==> flow/design.v <==
module DataAggregator(
           clk, reset, bit1, bit2, bit3, bit4, read_index_yaxis, read_index_xaxis,
           out_data_yaxis, out_data_xaxis, finished
       );
localparam MODE_WAIT_START = 0;
localparam MODE_WAIT_CHANNEL = 1;
localparam MODE_WAIT_DATA = 2;
localparam MODE_ASSIGN_DATA = 3;
input clk, reset;
input bit1, bit2, bit3, bit4;  
input [6:0] read_index_yaxis, read_index_xaxis;
output [15:0] out_data_yaxis;  
output [15:0] out_data_xaxis;  
output finished;
reg [15:0] data_yaxis [0:127];
reg [15:0] data_xaxis [0:127];
reg [15:0] bit1_data_buffer, bit2_data_buffer, bit3_data_buffer, bit4_data_buffer;
reg [3:0] bit1_data_buffer_index, bit2_data_buffer_index, bit3_data_buffer_index, bit4_data_buffer_index;
reg [4:0] data_index_yaxis1, data_index_yaxis2, data_index_yaxis3, data_index_yaxis4;
reg [4:0] data_index_xaxis1, data_index_xaxis2, data_index_xaxis3, data_index_xaxis4;
reg data_yaxis1_valid, data_yaxis2_valid, data_yaxis3_valid, data_yaxis4_valid;
reg data_xaxis1_valid, data_xaxis2_valid, data_xaxis3_valid, data_xaxis4_valid;
reg channel_bit1, channel_bit2, channel_bit3, channel_bit4;
reg [1:0] mode_bit1, mode_bit2, mode_bit3, mode_bit4;
wire data_yaxis_valid, data_xaxis_valid;
integer i;
always @(posedge clk) begin
    if (reset) begin
        for (i = 0; i < 128; i = i + 1) begin
            data_yaxis[i] <= 0;
            data_xaxis[i] <= 0;
        end
        bit1_data_buffer <= 0;
        bit2_data_buffer <= 0;
        bit3_data_buffer <= 0;
        bit4_data_buffer <= 0;
        bit1_data_buffer_index <= 0;
        bit2_data_buffer_index <= 0;
        bit3_data_buffer_index <= 0;
        bit4_data_buffer_index <= 0;
        data_index_yaxis1 <= 31;
        data_index_yaxis2 <= 31;
        data_index_yaxis3 <= 31;
        data_index_yaxis4 <= 31;
        data_index_xaxis1 <= 31;
        data_index_xaxis2 <= 31;
        data_index_xaxis3 <= 31;
        data_index_xaxis4 <= 31;
        data_yaxis1_valid <= 0;
        data_yaxis2_valid <= 0;
        data_yaxis3_valid <= 0;
        data_yaxis4_valid <= 0;
        data_xaxis1_valid <= 0;
        data_xaxis2_valid <= 0;
        data_xaxis3_valid <= 0;
        data_xaxis4_valid <= 0;
        channel_bit1 <= 0;
        channel_bit2 <= 0;
        channel_bit3 <= 0;
        channel_bit4 <= 0;
        mode_bit1 <= MODE_WAIT_START;
        mode_bit2 <= MODE_WAIT_START;
        mode_bit3 <= MODE_WAIT_START;
        mode_bit4 <= MODE_WAIT_START;
    end else begin
        if (mode_bit1 == MODE_WAIT_START) begin
            if (bit1) begin
                mode_bit1 <= MODE_WAIT_CHANNEL;
            end
        end else if (mode_bit1 == MODE_WAIT_CHANNEL) begin
            channel_bit1 <= bit1;
            mode_bit1 <= MODE_WAIT_DATA;
            bit1_data_buffer_index <= 15;
        end else if (mode_bit1 == MODE_WAIT_DATA) begin
            bit1_data_buffer[bit1_data_buffer_index] <= bit1;
            if (bit1_data_buffer_index >= 1) begin
                bit1_data_buffer_index <= bit1_data_buffer_index - 1;
            end else begin
                mode_bit1 <= MODE_ASSIGN_DATA;
            end
        end else if (mode_bit1 == MODE_ASSIGN_DATA) begin
            mode_bit1 <= MODE_WAIT_START;
            if (channel_bit1 == 0) begin  
                data_yaxis[data_index_yaxis1] <= bit1_data_buffer;
                if (data_index_yaxis1 >= 1) begin
                    data_index_yaxis1 <= data_index_yaxis1 - 1;
                    data_yaxis1_valid <= 0;
                end else begin
                    data_index_yaxis1 <= 31;
                    data_yaxis1_valid <= 1;
                end
            end else begin  
                data_yaxis[32 + data_index_yaxis2] <= bit1_data_buffer;
                if (data_index_yaxis2 >= 1) begin
                    data_index_yaxis2 <= data_index_yaxis2 - 1;
                    data_yaxis2_valid <= 0;
                end else begin
                    data_index_yaxis2 <= 31;
                    data_yaxis2_valid <= 1;
                end
            end
        end
        if (mode_bit2 == MODE_WAIT_START) begin
            if (bit2) begin
                mode_bit2 <= MODE_WAIT_CHANNEL;
            end
        end else if (mode_bit2 == MODE_WAIT_CHANNEL) begin
            channel_bit2 <= bit2;
            mode_bit2 <= MODE_WAIT_DATA;
            bit2_data_buffer_index <= 15;
        end else if (mode_bit2 == MODE_WAIT_DATA) begin
            bit2_data_buffer[bit2_data_buffer_index] <= bit2;
            if (bit2_data_buffer_index >= 1) begin
                bit2_data_buffer_index <= bit2_data_buffer_index - 1;
            end else begin
                mode_bit2 <= MODE_ASSIGN_DATA;
            end
        end else if (mode_bit2 == MODE_ASSIGN_DATA) begin
            mode_bit2 <= MODE_WAIT_START;
            if (channel_bit2 == 0) begin  
                data_yaxis[64 + data_index_yaxis3] <= bit2_data_buffer;
                if (data_index_yaxis3 >= 1) begin
                    data_index_yaxis3 <= data_index_yaxis3 - 1;
                    data_yaxis3_valid <= 0;
                end else begin
                    data_index_yaxis3 <= 31;
                    data_yaxis3_valid <= 1;
                end
            end else begin  
                data_yaxis[96 + data_index_yaxis4] <= bit2_data_buffer;
                if (data_index_yaxis4 >= 1) begin
                    data_index_yaxis4 <= data_index_yaxis4 - 1;
                    data_yaxis4_valid <= 0;
                end else begin
                    data_index_yaxis4 <= 31;
                    data_yaxis4_valid <= 1;
                end
            end
        end
        if (mode_bit3 == MODE_WAIT_START) begin
            if (bit3) begin
                mode_bit3 <= MODE_WAIT_CHANNEL;
            end
        end else if (mode_bit3 == MODE_WAIT_CHANNEL) begin
            channel_bit3 <= bit3;
            mode_bit3 <= MODE_WAIT_DATA;
            bit3_data_buffer_index <= 15;
        end else if (mode_bit3 == MODE_WAIT_DATA) begin
            bit3_data_buffer[bit3_data_buffer_index] <= bit3;
            if (bit3_data_buffer_index >= 1) begin
                bit3_data_buffer_index <= bit3_data_buffer_index - 1;
            end else begin
                mode_bit3 <= MODE_ASSIGN_DATA;
            end
        end else if (mode_bit3 == MODE_ASSIGN_DATA) begin
            mode_bit3 <= MODE_WAIT_START;
            if (channel_bit3 == 0) begin  
                data_xaxis[data_index_xaxis1] <= bit3_data_buffer;
                if (data_index_xaxis1 >= 1) begin
                    data_index_xaxis1 <= data_index_xaxis1 - 1;
                    data_xaxis1_valid <= 0;
                end else begin
                    data_index_xaxis1 <= 31;
                    data_xaxis1_valid <= 1;
                end
            end else begin  
                data_xaxis[32 + data_index_xaxis2] <= bit3_data_buffer;
                if (data_index_xaxis2 >= 1) begin
                    data_index_xaxis2 <= data_index_xaxis2 - 1;
                    data_xaxis2_valid <= 0;
                end else begin
                    data_index_xaxis2 <= 31;
                    data_xaxis2_valid <= 1;
                end
            end
        end
        if (mode_bit4 == MODE_WAIT_START) begin
            if (bit4) begin
                mode_bit4 <= MODE_WAIT_CHANNEL;
            end
        end else if (mode_bit4 == MODE_WAIT_CHANNEL) begin
            channel_bit4 <= bit4;
            mode_bit4 <= MODE_WAIT_DATA;
            bit4_data_buffer_index <= 15;
        end else if (mode_bit4 == MODE_WAIT_DATA) begin
            bit4_data_buffer[bit4_data_buffer_index] <= bit4;
            if (bit4_data_buffer_index >= 1) begin
                bit4_data_buffer_index <= bit4_data_buffer_index - 1;
            end else begin
                mode_bit4 <= MODE_ASSIGN_DATA;
            end
        end else if (mode_bit4 == MODE_ASSIGN_DATA) begin
            mode_bit4 <= MODE_WAIT_START;
            if (channel_bit4 == 0) begin  
                data_xaxis[64 + data_index_xaxis3] <= bit4_data_buffer;
                if (data_index_xaxis3 >= 1) begin
                    data_index_xaxis3 <= data_index_xaxis3 - 1;
                    data_xaxis3_valid <= 0;
                end else begin
                    data_index_xaxis3 <= 31;
                    data_xaxis3_valid <= 1;
                end
            end else begin  
                data_xaxis[96 + data_index_xaxis4] <= bit4_data_buffer;
                if (data_index_xaxis4 >= 1) begin
                    data_index_xaxis4 <= data_index_xaxis4 - 1;
                    data_xaxis4_valid <= 0;
                end else begin
                    data_index_xaxis4 <= 31;
                    data_xaxis4_valid <= 1;
                end
            end
        end
    end
end
assign out_data_yaxis = data_yaxis[read_index_yaxis];
assign out_data_xaxis = data_xaxis[read_index_xaxis];
assign data_yaxis_valid = (data_yaxis1_valid && data_yaxis2_valid && data_yaxis3_valid && data_yaxis4_valid);
assign data_xaxis_valid = (data_xaxis1_valid && data_xaxis2_valid && data_xaxis3_valid && data_xaxis4_valid);
assign finished = (data_yaxis_valid && data_xaxis_valid);
endmodule
==> Tool chain data of DataAggregator <==
Tool output for the design above, in the order of the flow.
Line numbers count from 1 in the design file above.
Cell names lack the library's common part.
{ "inputs": {"top": "DataAggregator", "clock": "clk", "library": "sky130hd", "lib_corner": "tt_025C_1v80"} }

==> After elaboration <==
Yosys after proc, flatten, opt, wreduce and memory -nomap, before mapping. Memory bits, and registers merged into a memory's read port (data or address), are not among the register bits. Print and check cells are not counted. Equal cells are merged and count once.
Memory sizes are those after Yosys's memory passes, which may raise the word count (mostly to a power of two), join words into wider ones and drop unused or constant bits.
{ "word_totals": {"regBits": 140, "latch_bits": 0, "ramBits": 4096, "rom_bits": 0, "n_memories": 2, "input_bits": 20, "out_inout_bits": 33, "wordCells": 384} }
{ "op_classes": {"n_addsub": 22, "n_mul": 0, "div_mod_pow": 0, "compare": 12, "eq_ne": 20, "shifts": 8, "muxes": 209, "logic": 28, "n_reduce_logical": 51} }
{ "mem_list": {"columns": ["memory", "words", "width", "line", "source"], "rows": [
  ["data_xaxis", 128, 16, 16, "reg [15:0] data_xaxis [0:127];"],
  ["data_yaxis", 128, 16, 15, "reg [15:0] data_yaxis [0:127];"]
]} }
{ "op_table": {"columns": ["operator", "count"], "rows": [
  ["16-bit 2-to-1 mux", 52],
  ["7-bit 2-to-1 mux", 52],
  ["1-bit by 5-bit variable shift with 16-bit output", 4],
  ["1-bit by 5-bit variable shift with 16-bit output (first input constant)", 4],
  ["16-bit AND", 4],
  ["16-bit bitwise OR", 4],
  ["16-bit NOT", 4],
  ["16-bit OR reduction", 4],
  ["1-bit 2-to-1 mux", 61],
  ["4-bit 2-to-1 mux", 12],
  ["2-bit 2-to-1 mux", 24],
  ["5-bit by 1-bit subtractor with 5-bit output (second input constant)", 8],
  ["5-bit by 1-bit >= comparator with 1-bit output (second input constant)", 8],
  ["5-bit AND reduction", 8],
  ["5-bit 2-to-1 mux", 8],
  ["3-bit AND reduction", 12],
  ["7-bit by 5-bit adder with 7-bit output (first input constant)", 4],
  ["4-bit negation with 5-bit output", 4],
  ["1-bit NOT", 16],
  ["2-bit == test (second input constant)", 8],
  ["2-bit nonzero test", 8],
  ["4-bit by 1-bit subtractor with 4-bit output (second input constant)", 4],
  ["4-bit by 1-bit >= comparator with 1-bit output (second input constant)", 4],
  ["4-bit inequality test (second input constant)", 4],
  ["4-bit nonzero test", 4],
  ["6-bit by 5-bit adder with 7-bit output (first input constant)", 2],
  ["2-bit by 1-bit == test with 1-bit output (second input constant)", 4],
  ["2-bit inequality test (second input constant)", 4]
]} }
Other operator kinds: 3; their cells: 15.

==> Longest topological paths <==
Depth = most cells in a row (Yosys ltp): at word level without a register or memory, in the mapped netlist without a sequential cell, where the memories' decode and read muxes count.
{ "logic_depth": {"depth_word": 8, "abc_area": 0, "mapped_depth": 9, "depth_no_buf": 7} }

==> Netlist <==
The flow's flattened synthesis, as Yosys stat reports it; memories are mapped. The netlist is that of the ABC_AREA named above (0 if unset); the other value can give another one.
The area totals of this step are shown rounded.
{ "by_type": {"columns": ["cell", "count", "type_area_um2"], "rows": [
  ["edfxtp_1", 4096, 1.23E+05],
  ["mux4_2", 1344, 3.03E+04],
  ["and2_1", 4097, 2.56E+04],
  ["clkbuf_1", 938, 3.52E+03],
  ["dfxtp_1", 148, 2.96E+03],
  ["or2_2", 259, 1.62E+03],
  ["nor2_1", 343, 1.29E+03],
  ["buf_2", 103, 515.494],
  ["ha_1", 39, 487.968],
  ["mux2_2", 37, 416.65],
  ["nand2_1", 99, 371.606],
  ["nand3_1", 63, 315.302],
  ["a21oi_1", 58, 290.278],
  ["mux2i_1", 27, 270.259],
  ["nor3_1", 40, 200.192],
  ["nand3b_1", 26, 195.187],
  ["buf_1", 50, 187.68],
  ["xnor2_1", 21, 183.926]
]} }
Not listed: further types 47, cells in them 325.
{ "mapped": {"mapped_cells": 12113, "synth_area_mm2": 0.194, "seqArea_mm2": 0.126, "flip_flops": 4244, "buf_cells": 1101} }

==> Path before layout <==
OpenSTA on the mapped netlist: ideal clock, no wires. The path of least setup slack (recovery checks aside). Input and output delay are each 20% of the period. Register names are those of the netlist, which keeps one name where synthesis merged equal registers.
{ "synth_timing": {"path_type": "input to output", "from": "input read_index_xaxis[0]", "to": "output out_data_xaxis[0]", "period_ps": 10000, "in_delay_ps": 2000, "output_delay_ps": 2000, "t_first_pin_ps": 2000, "arrival_ps": 4413, "t_required_ps": 8000, "path_slack_ps": 3587, "path_delay_ps": 2413, "path_stages": 6, "path_buffers": 2, "synth_period_reached_ps": 6413} }
"path_delay_ps" = arrival - input delay + setup time.
At an output port there is no setup time.
"path_stages" counts driving pins, that of a launching flip-flop among them; a cell with two outputs on the path counts twice.
"synth_period_reached_ps" = period - worst setup slack (recovery checks aside). The figure is calculated, with input and output delays left at 20% of the set period.
Between the ends stands the longest chain of elaborated cells between them, by number of cells; it is not shown to be the way that was timed. Of several equally long chains one is given.
Each line given opens the expression or statement behind the cell; cells for indexed reads and writes are added by Yosys, which also makes memories of some case tables.
The chain passes a memory read, where the word-level depth is cut; so it can be longer than that depth.
{ "synth_between": {"cell_sequence": "buf_4 -> buf_1 -> mux4_2 -> mux4_2 -> mux4_2 -> mux2_2", "elab_chain_len": 1, "cone_cells": 1, "lines_between": 1, "classes_between": "memory: 1"} }
{ "synth_lines": {"columns": ["item", "line", "source"], "rows": [
  ["start: declaration", 11, "input [6:0] read_index_yaxis, read_index_xaxis;"],
  ["memory 128 x 16 bit", 16, "reg [15:0] data_xaxis [0:127];"],
  ["end: declaration", 13, "output [15:0] out_data_xaxis;"]
]} }

==> Worst path after layout <==
From the final timing report of run 1: the path of least setup slack in the routed layout; clock arrival at registers is part of the times.
The report prints the path's times to 10 ps; the period is as set.
{ "layout_timing": {"path_type": "input to output", "from": "input read_index_yaxis[0]", "to": "output out_data_yaxis[5]", "period_ps": 14500, "in_delay_ps": 2900, "output_delay_ps": 2900, "t_first_pin_ps": 2900, "arrival_ps": 7360, "t_required_ps": 11600, "path_slack_ps": 4240, "path_stages": 8, "path_buffers": 4} }
Between the ends stands the longest chain of elaborated cells between them, by number of cells; it is not shown to be the way that was timed. Of several equally long chains one is given.
The chain passes a memory read, where the word-level depth is cut; so it can be longer than that depth.
{ "layout_between": {"cell_sequence": "buf_8 -> buf_4 -> buf_4 -> mux4_2 -> mux4_2 -> mux4_2 -> mux2_2 -> clkdlybuf4s50_1", "elab_chain_len": 1, "cone_cells": 1, "lines_between": 1, "classes_between": "memory: 1"} }
{ "layout_lines": {"columns": ["item", "line", "source"], "rows": [
  ["start: declaration", 11, "input [6:0] read_index_yaxis, read_index_xaxis;"],
  ["memory 128 x 16 bit", 15, "reg [15:0] data_yaxis [0:127];"],
  ["end: declaration", 12, "output [15:0] out_data_yaxis;"]
]} }

==> results <==
Settings and measured results of 7 stored flow runs for module DataAggregator (sky130hd), not sorted in any way. The constraints put input and output delay at 20% of the set period each and load the outputs with 0.01 pF.
"clock_period_reached_ps": clock period set for the run, less the worst setup slack. It is reckoned from that one timing run; input and output delays stay at 20% of the period that was set.
"timing.worst_path_ps" is the time allowed to the run's worst setup path (the clock period less input and output delay, where it has them) less its slack. Clock arrival times count: a late capture clock shortens it, a late launch clock lengthens it.
By "final_power_uw" is meant OpenSTA's value without simulated activity: inputs other than the clock are taken to toggle once in ten clock periods, and the tool carries that through the logic.
"timing.worst_path_ps" is known to 10 ps.
Values from the reports are rounded here.
[
  {
    "run": "run 1",
    "settings": { "CORE_UTILIZATION": 45, "PLACE_DENSITY": 0.6, "period_ns": 14.5, "CAP_MARGIN": 20, "CORE_MARGIN": 2, "SLEW_MARGIN": 20 },
    "results": { "synth_chip_area_mm2": 0.194, "final_util_frac": 0.5, "timing.setup.ws_ps": 4240, "final_setup_tns_ps": 0, "design.die.area_mm2": 0.437, "timing.worst_path_ps": 4460, "worst_path_kind": "input to output", "layout_stdcell_area_mm2": 0.215, "final_power_uw": 27300, "clock_period_reached_ps": 10261, "hold_worst_slack_ps": 454 }
  },
  {
    "run": "run 2",
    "settings": { "ABC_AREA": 1, "CELL_PAD_IN_SITES_GLOBAL_PLACEMENT": 0, "CORE_UTILIZATION": 47, "CTS_CLUSTER_DIAMETER": 50, "GPL_TIMING_DRIVEN": 0, "HOLD_SLACK_MARGIN": 0.11, "PLACE_DENSITY": 0.6, "SETUP_SLACK_MARGIN": 0.03, "period_ns": 10.0, "CAP_MARGIN": 20, "CORE_MARGIN": 2, "SLEW_MARGIN": 20 },
    "results": { "synth_chip_area_mm2": 0.191, "final_util_frac": 0.545, "timing.setup.ws_ps": -458, "final_setup_tns_ps": -4400, "design.die.area_mm2": 0.413, "timing.worst_path_ps": 6460, "worst_path_kind": "input to output", "layout_stdcell_area_mm2": 0.221, "final_power_uw": 45100, "clock_period_reached_ps": 10458, "hold_worst_slack_ps": 457 }
  },
  {
    "run": "run 3",
    "settings": { "ABC_AREA": 1, "CELL_PAD_IN_SITES_GLOBAL_PLACEMENT": 0, "CORE_ASPECT_RATIO": 1.16, "CORE_UTILIZATION": 47, "CTS_CLUSTER_DIAMETER": 50, "GPL_TIMING_DRIVEN": 1, "PLACE_DENSITY": 0.6, "SETUP_SLACK_MARGIN": 0.03, "period_ns": 10.0, "CAP_MARGIN": 20, "CORE_MARGIN": 2, "SLEW_MARGIN": 20 },
    "results": { "synth_chip_area_mm2": 0.191, "final_util_frac": 0.517, "timing.setup.ws_ps": 1980, "final_setup_tns_ps": 0, "design.die.area_mm2": 0.413, "timing.worst_path_ps": 4020, "worst_path_kind": "input to output", "layout_stdcell_area_mm2": 0.21, "final_power_uw": 40500, "clock_period_reached_ps": 8021, "hold_worst_slack_ps": 428 }
  },
  {
    "run": "run 4",
    "settings": { "CELL_PAD_IN_SITES_GLOBAL_PLACEMENT": 1, "CORE_UTILIZATION": 67, "HOLD_SLACK_MARGIN": 0.11, "PLACE_DENSITY": 0.6, "period_ns": 10.0, "CAP_MARGIN": 20, "CORE_MARGIN": 2, "SLEW_MARGIN": 20 },
    "results": { "synth_chip_area_mm2": 0.194, "final_util_frac": 0.738, "timing.setup.ws_ps": 2080, "final_setup_tns_ps": 0, "design.die.area_mm2": 0.294, "timing.worst_path_ps": 3920, "worst_path_kind": "input to output", "layout_stdcell_area_mm2": 0.213, "final_power_uw": 39500, "clock_period_reached_ps": 7921, "hold_worst_slack_ps": 456 }
  },
  {
    "run": "run 5",
    "settings": { "ABC_AREA": 1, "CELL_PAD_IN_SITES_GLOBAL_PLACEMENT": 0, "CORE_ASPECT_RATIO": 1.16, "CORE_UTILIZATION": 47, "CTS_CLUSTER_DIAMETER": 50, "CTS_CLUSTER_SIZE": 53, "GPL_ROUTABILITY_DRIVEN": 0, "GPL_TIMING_DRIVEN": 1, "PLACE_DENSITY": 0.6, "SETUP_SLACK_MARGIN": 0.03, "TNS_END_PERCENT": 95, "period_ns": 8.54, "CAP_MARGIN": 20, "CORE_MARGIN": 2, "SLEW_MARGIN": 20 },
    "results": { "synth_chip_area_mm2": 0.191, "final_util_frac": 0.518, "timing.setup.ws_ps": 1300, "final_setup_tns_ps": 0, "design.die.area_mm2": 0.413, "timing.worst_path_ps": 3820, "worst_path_kind": "input to output", "layout_stdcell_area_mm2": 0.21, "final_power_uw": 47500, "clock_period_reached_ps": 7238, "hold_worst_slack_ps": 464 }
  },
  {
    "run": "run 6",
    "settings": { "CORE_MARGIN": 10, "CTS_CLUSTER_SIZE": 97, "GPL_ROUTABILITY_DRIVEN": 0, "GPL_TIMING_DRIVEN": 0, "HOLD_SLACK_MARGIN": 0.23, "MAX_ROUTING_LAYER": "met4", "period_ns": 10.0, "CAP_MARGIN": 20, "CORE_UTILIZATION": 40, "SLEW_MARGIN": 20 },
    "results": { "synth_chip_area_mm2": 0.194, "final_util_frac": 0.453, "timing.setup.ws_ps": 955, "final_setup_tns_ps": 0, "design.die.area_mm2": 0.513, "timing.worst_path_ps": 5040, "worst_path_kind": "input to output", "layout_stdcell_area_mm2": 0.219, "final_power_uw": 39900, "clock_period_reached_ps": 9045, "hold_worst_slack_ps": 417 }
  },
  {
    "run": "run 7",
    "settings": { "ABC_AREA": 0, "CAP_MARGIN": 20, "CORE_UTILIZATION": 51, "CTS_CLUSTER_DIAMETER": 206, "GPL_TIMING_DRIVEN": 0, "MAX_ROUTING_LAYER": "met4", "PLACE_DENSITY_LB_ADDON": 0.22, "SLEW_MARGIN": 40, "period_ns": 10.4, "CORE_MARGIN": 2 },
    "results": { "synth_chip_area_mm2": 0.194, "final_util_frac": 0.574, "timing.setup.ws_ps": 1630, "final_setup_tns_ps": 0, "design.die.area_mm2": 0.385, "timing.worst_path_ps": 4610, "worst_path_kind": "input to output", "layout_stdcell_area_mm2": 0.218, "final_power_uw": 38500, "clock_period_reached_ps": 8771, "hold_worst_slack_ps": 471 }
  }
]
